==> flow/design.v <==
module Adder(
	input [31:0] in1,
	input [31:0] in2, 
	output [31:0] out);
	assign out = in1+in2;
endmodule 
module And(
	input a,
	input b,
	output c);
	assign c = a&b;
endmodule 
module BranchPC (
	input [31:0] pcPlus4,
	input [31:0] imm,
	output reg [31:0] branchPc);
	always @(pcPlus4 or imm) begin
		branchPc = pcPlus4 + (imm<<2);
	end
endmodule
module JumpPC(
	input [31:0] nextPc,
	input [31:0] inst,
	output reg [31:0] jumpPc);
	always @(nextPc or inst) begin
		jumpPc[1:0] = 2'b00;
		jumpPc[27:2] = inst[25:0];
		jumpPc[31:28] = nextPc[31:28];
	end 
endmodule 
module Mux5 (
	input [4:0] in1,
	input [4:0] in2, 
	input sel,
	output reg [4:0] out);
	always @(in1 or in2 or sel) begin
		if(sel == 0) begin out = in1; end
		else begin out = in2; end
	end
endmodule 
module Mux32 (
	input [31:0] in1,
	input [31:0] in2, 
	input sel,
	output reg [31:0] out);
	always @(in1 or in2 or sel) begin
		if(sel == 0) begin out = in1; end
		else begin out = in2; end
	end
endmodule 
module SignExtend16(
	input [15:0] in,
	output reg [31:0] out);
	always @(in) begin
		out[15:0] = in;
		out[31:16] = {16{in[15]}};
	end
endmodule
module ALU_Control(
	input [5:0] opcode,
	input [5:0] funct,
	output reg[5:0] CONTROL_ALU_BITS);
	always @(opcode or funct) begin
		case(opcode)
			6'b000000:  
				begin CONTROL_ALU_BITS = funct; end
			6'b001000:  
				begin CONTROL_ALU_BITS = 6'b100000; end
			6'b001001:  
				begin CONTROL_ALU_BITS = 6'b100001; end
			6'b001100:  
				begin CONTROL_ALU_BITS = 6'b100100; end
			6'b001101:  
				begin CONTROL_ALU_BITS = 6'b100101; end
			6'b001010:  
				begin CONTROL_ALU_BITS = 6'b101010; end
			6'b001011:  
				begin CONTROL_ALU_BITS = 6'b101011; end
			6'b001110:  
				begin CONTROL_ALU_BITS = 6'b100110; end
			6'b100000, 6'b100011, 6'b101000, 6'b101011:  
				begin CONTROL_ALU_BITS = 6'b100001; end
			6'b001111:  
				begin CONTROL_ALU_BITS = 6'b111000; end
			6'b000100:  
				begin CONTROL_ALU_BITS = 6'b110000; end
			6'b000101:  
				begin CONTROL_ALU_BITS = 6'b110001; end
			6'b000111:  
				begin CONTROL_ALU_BITS = 6'b110010; end
			6'b000110:  
				begin CONTROL_ALU_BITS = 6'b110011; end
			6'b000001:  
				begin CONTROL_ALU_BITS = funct; end
			default: CONTROL_ALU_BITS = 6'b111111;
		endcase
	end
endmodule
module ALU (
	input signed [31:0] in1,
	input signed [31:0] in2,
	input [5:0] CONTROL_ALU_BITS,
	output reg[31:0] out, 
	output reg zero);
	reg [31:0] unsigned_in1;
	reg [31:0] unsigned_in2;
	always @(in1 or in2 or CONTROL_ALU_BITS) begin
		unsigned_in1 = in1;
		unsigned_in2 = in2;
		out = 32'd0; zero = 1'b0;
		case(CONTROL_ALU_BITS) 
			6'b100000:    
				begin out = in1 + in2; zero = 1'b0; end
			6'b100001:    
				begin out = in1 + in2; zero = 1'b0; end 
			6'b100100:    
				begin out = in1 & in2; zero = 1'b0; end
			6'b100101:    
				begin out = in1 | in2; zero = 1'b0; end
			6'b100110:    
				begin out = in1 ^ in2; zero = 1'b0; end
			6'b100010:    
				begin out = in1 - in2; zero = 1'b0; end
			6'b100011:    
				begin out = in1 - in2; zero = 1'b0; end
			6'b000000, 6'b000100:    
				begin out = unsigned_in1 << unsigned_in2; zero = 1'b0; end
			6'b000011:    
				begin out = unsigned_in1 >> unsigned_in2; zero = 1'b0; end
			6'b000010:    
				begin out = unsigned_in1 >> unsigned_in2; zero = 1'b0; end
			6'b000110:    
				begin out = unsigned_in1 >> unsigned_in2; zero = 1'b0; end
			6'b101010:   
				begin if (in1<in2) begin out = 32'd1; end else begin out = 32'd0; end zero=1'b0; end
			6'b101011:    
				begin 
					if (unsigned_in1<unsigned_in2) begin out = 32'd1; end else begin out = 32'd0; end zero=1'b0; end
			6'b001000:  
				begin out = in1; zero=1'b0; end
			6'b111000:  
				begin out = {in2[15:0], 16'd0}; zero=1'b0; end
			6'b110000:  
				begin out = 32'd0; zero = in1 == in2; end
			6'b110001:  
				begin out = 32'd0; zero = in1 != in2; end
			6'b110010:  
				begin out = 32'd0; zero = in1 > 0; end
			6'b110011:  
				begin out = 32'd0; zero = in1 <= 0; end
			6'b110100:  
				begin out = 32'd0; zero = in1 >= 0; end
			6'b110101:  
				begin out = 32'd0; zero = in1 < 0; end
			default: begin out = 32'd0; zero = 1'b0; end
		endcase
	end
endmodule 
module RegisterFile(
	input Clk,
	input Rst,
	input [4:0] readReg1,
	input [4:0] readReg2,
	input [4:0] writeReg,
	input [31:0] writeData,
	input CONTROL_REG_WRITE,
	output reg[31:0] readData1,
	output reg[31:0] readData2);
	reg [31:0] memory[7:0];
	integer i;
	always @(posedge Clk) begin
		if (Rst) begin
			for (i = 0; i < 8; i = i + 1) memory[i] <= (i == 1) ? 32'h00000001 : 32'h00000000;
		end else if (CONTROL_REG_WRITE == 1) begin
			memory[writeReg[2:0]] <= writeData;
		end
	end
	always @(*) begin
		readData1 = memory[readReg1[2:0]];
		readData2 = memory[readReg2[2:0]];
	end
endmodule 
module Core
(
  input Clk,
  input Rst,
  input [31:0] instruction,
  input [31:0] regData1,
  input [31:0] regData2,
  input [31:0] ramOutput,
  output reg CONTROL_REG_WRITE,
  output reg CONTROL_MEM_READ,
  output reg CONTROL_MEM_WRITE,
  output reg CONTROL_BRANCH,
  output reg [4:0] readReg1,
  output reg [4:0] readReg2,
  output [4:0] writeReg,
  output [31:0] aluOutput,
  output [31:0] writeRegData,
  output reg [31:0] PC
);
	reg CONTROL_REG_DST, CONTROL_ALU_SRC, CONTROL_MEM_TO_REG;
	reg CONTROL_JUMP, CONTROL_JUMP_REGISTER, CONTROL_LINK;
	wire CONTROL_BRANCH_SELECT;
	wire [5:0] CONTROL_ALU_BITS;
	reg [5:0] funct;
	wire [31:0] aluInput1;
	wire [31:0] aluInput2;
	wire aluZero;
	wire [31:0] pcPlus4;
	wire [31:0] jumpPc;
	wire [31:0] branchPc;
	wire [31:0] afterBranchPc;
	wire [31:0] nextPc;
	wire [31:0] afterJumpPc;
	reg [5:0]opcode;reg [4:0]s;reg [4:0]t;reg [4:0]d;reg [15:0]immediate;reg [4:0] shift;
	wire [31:0] signExtendedImmediate;
	Mux5 writeRegMux(t, d, CONTROL_REG_DST, writeReg);
	Mux32 alu1Mux(regData1, 32'd0, 1'b0, aluInput1);
	Mux32 alu2Mux(regData2, signExtendedImmediate, CONTROL_ALU_SRC, aluInput2);
	SignExtend16 immSignExtend(immediate, signExtendedImmediate);
	ALU_Control aluControl(opcode, funct, CONTROL_ALU_BITS);
	ALU alu(aluInput1, aluInput2, CONTROL_ALU_BITS, aluOutput, aluZero);
	wire [31:0] tempPc = PC;
	wire [31:0] tempIns = instruction;
	Adder pcAdder(tempPc, 32'h00000004, pcPlus4);
	JumpPC gettingJumpPc(pcPlus4, tempIns, jumpPc);
	BranchPC gettingBranchPc(pcPlus4, signExtendedImmediate, branchPc);
	And branchAnd(aluZero, CONTROL_BRANCH, CONTROL_BRANCH_SELECT);
	Mux32 branchSelectPC(pcPlus4, branchPc, CONTROL_BRANCH_SELECT, afterBranchPc);
	Mux32 jumpSelectPC(afterBranchPc, jumpPc, CONTROL_JUMP, afterJumpPc);
	Mux32 jumpRegisterSelectPC(afterJumpPc, aluOutput, CONTROL_JUMP_REGISTER, nextPc);
	wire[31:0] afterMemOutput;
	Mux32 writeRegDataMux(aluOutput, ramOutput, CONTROL_MEM_TO_REG, afterMemOutput);
	Mux32 writeLinkPCMux(afterMemOutput, pcPlus4, CONTROL_LINK, writeRegData);
	always @(posedge Clk) begin
		if (Rst) PC <= 32'h00000000;
		else PC <= nextPc;
	end
	always @(*) begin
		opcode = instruction[31:26];
		s = instruction[25:21];
		readReg1 = instruction[25:21];
		readReg2 = instruction[20:16];
		t = instruction[20:16];
		d = instruction[15:11];
		immediate = instruction[15:0];
		shift = instruction[10:6];
		funct = instruction[5:0];
		CONTROL_REG_DST = 0;
		CONTROL_ALU_SRC = 0;
		CONTROL_REG_WRITE = 0;
		CONTROL_MEM_TO_REG = 0;
		CONTROL_MEM_READ = 0;
		CONTROL_MEM_WRITE = 0;
		CONTROL_BRANCH = 0;
		CONTROL_JUMP = 0;
		CONTROL_LINK = 0;
		CONTROL_JUMP_REGISTER = 0;
		case(opcode)
			6'b000000:  begin      
				CONTROL_REG_DST = 1;
				if(funct == 6'b001000) begin CONTROL_JUMP_REGISTER = 1'b1; CONTROL_REG_WRITE = 1'b0; end
				else begin CONTROL_JUMP_REGISTER = 1'b0; CONTROL_REG_WRITE = 1'b1; end
				end
			6'b001000, 6'b001001, 6'b001100, 6'b001101, 6'b001010, 6'b001011, 6'b001110:  begin      
				CONTROL_ALU_SRC = 1;
				CONTROL_REG_WRITE = 1;
				end
			6'b100000, 6'b100011: begin   
				CONTROL_ALU_SRC = 1;
				CONTROL_REG_WRITE = 1;
				CONTROL_MEM_TO_REG = 1;
				CONTROL_MEM_READ = 1;
				end
			6'b101000, 6'b101011: begin   
				CONTROL_ALU_SRC = 1;
				CONTROL_MEM_WRITE = 1;
				end
			6'b001111: begin   
				CONTROL_ALU_SRC = 1;
				CONTROL_REG_WRITE = 1;
				end
			6'b000010: begin   
				CONTROL_JUMP = 1;
				end
			6'b000011: begin  
				d = 5'h1f;
				CONTROL_REG_DST = 1;
				CONTROL_REG_WRITE = 1;
				CONTROL_JUMP = 1;
				CONTROL_LINK = 1;
				end
			6'b000100, 6'b000111, 6'b000110, 6'b000101: begin  
				CONTROL_BRANCH = 1;
				end
			6'b000001: begin  
				funct = 6'b111111;
				if (t==5'b00000) begin CONTROL_BRANCH = 1; funct=6'b110100; end
				if (t==5'b10000) begin CONTROL_BRANCH = 1; CONTROL_LINK = 1; CONTROL_REG_WRITE = 1; CONTROL_REG_DST = 1; d = 5'h1f; funct=6'b110100; end
				if (t==5'b00001) begin CONTROL_BRANCH = 1; funct=6'b110101; end
				if (t==5'b10001) begin CONTROL_BRANCH = 1; CONTROL_LINK = 1; CONTROL_REG_WRITE = 1; CONTROL_REG_DST = 1; d = 5'h1f; funct=6'b110101; end
				end
			default: ;
		endcase
	end
endmodule
module mips_cpu (
  input         clk,
  input         rst,
  output [31:0] imem_addr,
  input  [31:0] imem_rdata,
  output [31:0] dmem_addr,
  output [31:0] dmem_wdata,
  output        dmem_we,
  output        dmem_re,
  input  [31:0] dmem_rdata,
  output        reg_we,
  output [4:0]  reg_waddr,
  output [31:0] reg_wdata
);
  wire [4:0] readReg1, readReg2;
  wire [31:0] regData1, regData2;
  wire branch;
  RegisterFile register(clk, rst, readReg1, readReg2, reg_waddr, reg_wdata, reg_we, regData1, regData2);
  Core core(clk, rst, imem_rdata, regData1, regData2, dmem_rdata, reg_we, dmem_re, dmem_we,
    branch, readReg1, readReg2, reg_waddr, dmem_addr, reg_wdata, imem_addr);
  assign dmem_wdata = regData2;
endmodule
From RTL to reports: mips_cpu
Tool output for the design above, in the order of the flow.
Line numbers count from 1 in the design file above.
Library cell names are shortened.
{ "inputs": {"design": "mips_cpu", "clock_port": "clk", "library": "sky130hd", "pvt_corner": "tt_025C_1v80"} }

Word-level counts
Counts by Yosys on the flattened word-level netlist (proc, flatten, opt, wreduce; memories kept). Register bits leave out memories and registers merged into their read ports (data or address); mux counts leave out enables and synchronous resets folded into registers. Print and check cells are left out.
Memory sizes are those after Yosys's memory passes, which may raise the word count (mostly to a power of two), join words into wider ones and drop unused or constant bits.
{ "classes": {"add_sub_neg": 4, "compare": 6, "equal": 46, "shift": 2, "mux": 44, "bitwise": 4, "reduce_logical": 16} }
{ "ops": {"columns": ["op", "n"], "rows": [
  ["parallel mux 32 bit (select 11 bit)", 1],
  ["2-to-1 mux 32 bit", 8],
  ["== test 6 bit with constant B", 20],
  ["parallel mux 6 bit (select 13 bit)", 1],
  ["adder 32 bit", 2],
  ["< comparator 32 bit", 2],
  ["== test 6 x 4 -> 1 bit with constant B", 10],
  ["== test 6 x 3 -> 1 bit with constant B", 6],
  ["greater-or-equal comparator 32 x 1 -> 1 bit with constant B", 1],
  ["> comparator 32 x 1 -> 1 bit with constant B", 1],
  ["less-or-equal comparator 32 x 1 -> 1 bit with constant B", 1],
  ["< comparator 32 x 1 -> 1 bit with constant B", 1],
  ["adder 32 x 3 -> 32 bit with constant B", 1],
  ["subtractor 32 bit", 1],
  ["== test 32 bit", 1],
  ["!= test 32 bit", 1],
  ["bitwise AND 32 bit", 1],
  ["bitwise OR 32 bit", 1],
  ["XOR 32 bit", 1],
  ["<< shifter 32 x 32 -> 32 bit", 1],
  ["right shift 32 x 32 -> 32 bit", 1],
  ["== test 6 x 2 -> 1 bit with constant B", 4],
  ["2-to-1 mux 1 bit", 18],
  ["OR reduction 2 bit", 8],
  ["2-to-1 mux 4 bit", 4],
  ["2-to-1 mux 5 bit", 3],
  ["OR reduction 12 bit", 1],
  ["zero test 6 bit", 2]
]} }
Other operator kinds: 15; their cells: 19.
{ "bits": {"reg_bits": 32, "ramBits": 256, "memories": 1} }
{ "memory_table": {"columns": ["name", "words", "word_bits", "line", "source"], "rows": [
  ["register.memory", 8, 32, 169, "reg [31:0] memory[7:0];"]
]} }

Longest topological paths
Yosys ltp: most cells in a row. Word level: on the elaborated netlist, between registers, memories and ports. Mapped: between sequential cells and ports; inverters and the memories' decode and read muxes count.
{ "logic_depth": {"word_depth": 14, "abc_area": 0, "ltp_mapped": 25, "ltp_nobuf": 20} }

Mapped cells and area
The flow's flattened synthesis, as Yosys stat reports it; memories are mapped. The netlist is that of the ABC_AREA named above (0 if unset); the other value can give another one.
{ "types": {"columns": ["cell", "n", "area_total_um2"], "rows": [
  ["edfxtp_1", 256, 7.69E+03],
  ["mux4_2", 96, 2.16E+03],
  ["ha_1", 134, 1.68E+03],
  ["nor2_1", 377, 1.42E+03],
  ["a21oi_1", 197, 985.946],
  ["mux2i_1", 95, 950.912],
  ["o21ai_0", 184, 920.883],
  ["mux2_2", 77, 867.082],
  ["nand2_1", 229, 859.574],
  ["dfxtp_1", 32, 640.614],
  ["o211ai_1", 85, 638.112],
  ["clkbuf_1", 161, 604.33],
  ["nand3_1", 115, 575.552],
  ["and2_1", 81, 506.736],
  ["nor3_1", 86, 430.413],
  ["inv_1", 107, 401.635],
  ["xnor2_1", 44, 385.37],
  ["a211oi_1", 46, 345.331]
]} }
Other cell types: 88; their cells: 851.
{ "mapped": {"stdcells": 3253, "area_um2": 28665.0, "sequential_area_um2": 8328.0, "ff_cells": 288, "buffers": 255} }
The figures by module come from a second, unflattened synthesis with its own total; it is not the netlist above.
{ "hier_totals": {"hier_cells": 3166, "hier_area_um2": 31919.4} }
Rows give one instance, submodules left out.
{ "by_module": {"columns": ["mod", "instances", "cells", "mod_area_um2", "mod_seq_area_um2"], "rows": [
  ["RegisterFile", 1, 843, 13641.8, 7687.4],
  ["ALU", 1, 1404, 9302.7, 0.0],
  ["Mux32", 7, 36, 544.3, 0.0],
  ["BranchPC", 1, 225, 1585.3, 0.0],
  ["Adder", 1, 202, 1498.9, 0.0],
  ["Core", 1, 125, 1223.7, 640.6],
  ["ALU_Control", 1, 44, 310.3, 0.0],
  ["JumpPC", 1, 33, 244.0, 0.0],
  ["SignExtend16", 1, 32, 240.2, 0.0],
  ["Mux5", 1, 5, 56.3, 0.0],
  ["And", 1, 1, 6.3, 0.0],
  ["mips_cpu", 1, 0, 0.0, 0.0]
]} }

Timing after synthesis
Source: OpenSTA report_checks on the synthesized netlist (no wires, ideal clock, input and output delay 20% of the period each), path of least setup slack; recovery checks are left aside. Register names are those of the netlist, which keeps one name where synthesis merged equal registers.
{ "synth_timing": {"path_type": "input port to output port", "from": "input port imem_rdata[16]", "to": "output port reg_wdata[26]", "tclk_ns": 10.5, "out_delay_ns": 2.100, "launch_ns": 2.100, "arrival_time_ns": 7.435, "required_time_ns": 8.400, "setup_slack_ns": 0.965, "path_delay_ns": 5.335, "path_stages": 22, "path_buffers": 7, "period_less_setup_slack_ns": 9.535} }
"path_delay_ns" = arrival - input delay + setup time.
At an output port there is no setup time.
"path_stages" counts driving pins, that of a launching flip-flop among them; a cell with two outputs on the path counts twice.
"period_less_setup_slack_ns" = period - worst setup slack (recovery checks aside). The figure is calculated, with input and output delays left at 20% of the set period.
The rows between start and end are the longest chain of elaborated cells between them; the timing report does not say that the signal goes this way. Where chains are equally long, one stands for them.
A line is the first line of the expression or statement that the cell stems from. Yosys adds cells for indexed reads and writes and turns some case tables into memories.
{ "synth_via": {"cell_sequence": "buf_6 buf_6 buf_4 buf_4 buf_4 mux4_2 mux2i_1 nand2_1 o21ai_0 clkbuf_1 ha_1 clkbuf_1 a21oi_1 o31a_1 nand3b_1 a2111oi_0 o211ai_1 a221oi_1 mux2_2 a211o_1 mux2i_1 nand2_1", "elab_chain_len": 12} }
{ "synth_lines": {"columns": ["item", "line", "source"], "rows": [
  ["start, declared", 312, "input  [31:0] imem_rdata,"],
  ["zero test 5 bit", 299, "if (t==5'b00000) begin CONTROL_BRANCH = 1; funct=6'b110100; end"],
  ["2-to-1 mux 4 bit", 299, null],
  ["2-to-1 mux 4 bit", 300, "if (t==5'b10000) begin CONTROL_BRANCH = 1; CONTROL_LINK = 1; CONTROL_REG_WRITE = 1; CONTROL_REG_DST = 1; d = 5 ..."],
  ["2-to-1 mux 4 bit", 301, "if (t==5'b00001) begin CONTROL_BRANCH = 1; funct=6'b110101; end"],
  ["2-to-1 mux 4 bit", 302, "if (t==5'b10001) begin CONTROL_BRANCH = 1; CONTROL_LINK = 1; CONTROL_REG_WRITE = 1; CONTROL_REG_DST = 1; d = 5 ..."],
  ["2-to-1 mux 6 bit", 260, "case(opcode)"],
  ["parallel mux 6 bit (select 13 bit)", 64, "case(opcode)"],
  ["== test 6 x 3 -> 1 bit", 111, "case(CONTROL_ALU_BITS)"],
  ["OR reduction 3 bit", null, null],
  ["parallel mux 32 bit (select 11 bit)", 111, null],
  ["2-to-1 mux 32 bit (2 in a row)", 47, "if(sel == 0) begin out = in1; end"],
  ["end, declared", 320, "output [31:0] reg_wdata"]
]} }
Some nets on the timed path still bear RTL names; the line given drives or declares the net.
{ "synth_named_nets": {"columns": ["net", "line"], "rows": [
  ["dmem_addr[26]", 111]
]} }

Path in the finished layout
From the final timing report of record 2: the path of least setup slack in the routed layout; clock arrival at registers is part of the times.
{ "layout_timing": {"path_type": "input port to output port", "from": "input port imem_rdata[18]", "to": "output port reg_wdata[26]", "tclk_ns": 13.9, "out_delay_ns": 2.78, "launch_ns": 2.78, "arrival_time_ns": 10.23, "required_time_ns": 11.12, "setup_slack_ns": 0.89, "path_stages": 23, "path_buffers": 6} }
The rows between start and end are the longest chain of elaborated cells between them; the timing report does not say that the signal goes this way. Where chains are equally long, one stands for them.
{ "layout_via": {"cell_sequence": "clkdlybuf4s50_1 clkbuf_4 nor2b_1 clkbuf_2 a22oi_1 nor3b_2 nor2_2 inv_1 clkdlybuf4s15_2 ha_1 inv_1 a221oi_2 or4_1 nand3b_1 a2111oi_4 buf_4 o211ai_1 a221oi_1 mux2_2 a211o_1 mux2i_4 nand2_1 clkdlybuf4s50_1", "elab_chain_len": 12} }
{ "layout_lines": {"columns": ["item", "line", "source"], "rows": [
  ["start, declared", 312, "input  [31:0] imem_rdata,"],
  ["zero test 5 bit", 299, "if (t==5'b00000) begin CONTROL_BRANCH = 1; funct=6'b110100; end"],
  ["2-to-1 mux 4 bit", 299, null],
  ["2-to-1 mux 4 bit", 300, "if (t==5'b10000) begin CONTROL_BRANCH = 1; CONTROL_LINK = 1; CONTROL_REG_WRITE = 1; CONTROL_REG_DST = 1; d = 5 ..."],
  ["2-to-1 mux 4 bit", 301, "if (t==5'b00001) begin CONTROL_BRANCH = 1; funct=6'b110101; end"],
  ["2-to-1 mux 4 bit", 302, "if (t==5'b10001) begin CONTROL_BRANCH = 1; CONTROL_LINK = 1; CONTROL_REG_WRITE = 1; CONTROL_REG_DST = 1; d = 5 ..."],
  ["2-to-1 mux 6 bit", 260, "case(opcode)"],
  ["parallel mux 6 bit (select 13 bit)", 64, "case(opcode)"],
  ["== test 6 x 3 -> 1 bit", 111, "case(CONTROL_ALU_BITS)"],
  ["OR reduction 3 bit", null, null],
  ["parallel mux 32 bit (select 11 bit)", 111, null],
  ["2-to-1 mux 32 bit (2 in a row)", 47, "if(sel == 0) begin out = in1; end"],
  ["end, declared", 320, "output [31:0] reg_wdata"]
]} }

Ticket comment

Module mips_cpu, platform sky130hd: 5 stored runs of the flow (Yosys, OpenROAD) with differing settings, in no particular order. Input and output delays are each 20% of the period that was set; the output load is 0.01 pF.
"achieved_clock_period_ns" means the clock period less the worst setup slack. The figure is calculated, with input and output delays left at 20% of the set period.
"worstPathTime_ns" means the part of the period allowed to the worst setup path (the constraints hold back 20% at inputs and 20% at outputs) less its slack; where the path has registers, the arrival times of their clocks count too.
"fin_power_uw": no workload was simulated; the value follows from the tool's default switching activity.
[
  {
    "run": "record 1",
    "settings": { "CELL_PAD_IN_SITES_DETAIL_PLACEMENT": 0, "CORE_ASPECT_RATIO": 0.93, "CORE_UTILIZATION": 63, "MAX_ROUTING_LAYER": "met4", "PLACE_DENSITY_LB_ADDON": 0.14, "SETUP_SLACK_MARGIN": 1.08, "period_ns": 5.87, "CAP_MARGIN": 20, "CORE_MARGIN": 2, "SLEW_MARGIN": 20 },
    "outcome": "not finished: routing ended with error GRT-0116"
  },
  {
    "run": "record 2",
    "settings": { "CAP_MARGIN": 25, "CORE_ASPECT_RATIO": 0.91, "CTS_CLUSTER_DIAMETER": 346, "CTS_CLUSTER_SIZE": 58, "GPL_TIMING_DRIVEN": 0, "PLACE_DENSITY": 0.4, "SETUP_SLACK_MARGIN": 1.2, "TNS_END_PERCENT": 25, "period_ns": 13.9, "CORE_MARGIN": 2, "CORE_UTILIZATION": 40, "SLEW_MARGIN": 20 },
    "results": { "setup_tns_ns": 0.000, "final_setup_ws_ns": 0.886, "holdWs_ns": 0.634, "achieved_clock_period_ns": 13.014, "stdcell_area_um2": 33201.8, "worstPathTime_ns": 7.45, "path_kind": "input port to output port", "design.die.area_um2": 73823.2, "synth_chip_area_um2": 28665.0, "fin_power_uw": 3131, "final_util_pct": 46.9 }
  },
  {
    "run": "record 3",
    "settings": { "CORE_UTILIZATION": 40, "PLACE_DENSITY": 0.6, "SETUP_SLACK_MARGIN": 1.76, "period_ns": 10.5, "CAP_MARGIN": 20, "CORE_MARGIN": 2, "SLEW_MARGIN": 20 },
    "results": { "setup_tns_ns": 0.000, "final_setup_ws_ns": 1.546, "holdWs_ns": 0.526, "achieved_clock_period_ns": 8.954, "stdcell_area_um2": 37629.8, "worstPathTime_ns": 4.75, "path_kind": "input port to output port", "design.die.area_um2": 73820.9, "synth_chip_area_um2": 28665.0, "fin_power_uw": 5052, "final_util_pct": 52.8 }
  },
  {
    "run": "record 4",
    "settings": { "CELL_PAD_IN_SITES_DETAIL_PLACEMENT": 1, "CELL_PAD_IN_SITES_GLOBAL_PLACEMENT": 2, "CORE_UTILIZATION": 64, "CTS_CLUSTER_DIAMETER": 155, "GPL_TIMING_DRIVEN": 1, "HOLD_SLACK_MARGIN": 0.14, "MAX_ROUTING_LAYER": "met5", "MIN_ROUTING_LAYER": "met2", "SLEW_MARGIN": 20, "period_ns": 11.3, "CAP_MARGIN": 20, "CORE_MARGIN": 2 },
    "outcome": "not finished: placement ended with error GPL-0301"
  },
  {
    "run": "record 5",
    "settings": { "CAP_MARGIN": 25, "CORE_ASPECT_RATIO": 0.91, "CTS_CLUSTER_DIAMETER": 346, "CTS_CLUSTER_SIZE": 55, "GPL_TIMING_DRIVEN": 0, "MIN_ROUTING_LAYER": "met2", "PLACE_DENSITY": 0.4, "SETUP_SLACK_MARGIN": 1.6, "TNS_END_PERCENT": 25, "period_ns": 13.9, "CORE_MARGIN": 2, "CORE_UTILIZATION": 40, "SLEW_MARGIN": 20 },
    "outcome": "not finished: routing ended with error GRT-0116"
  }
]
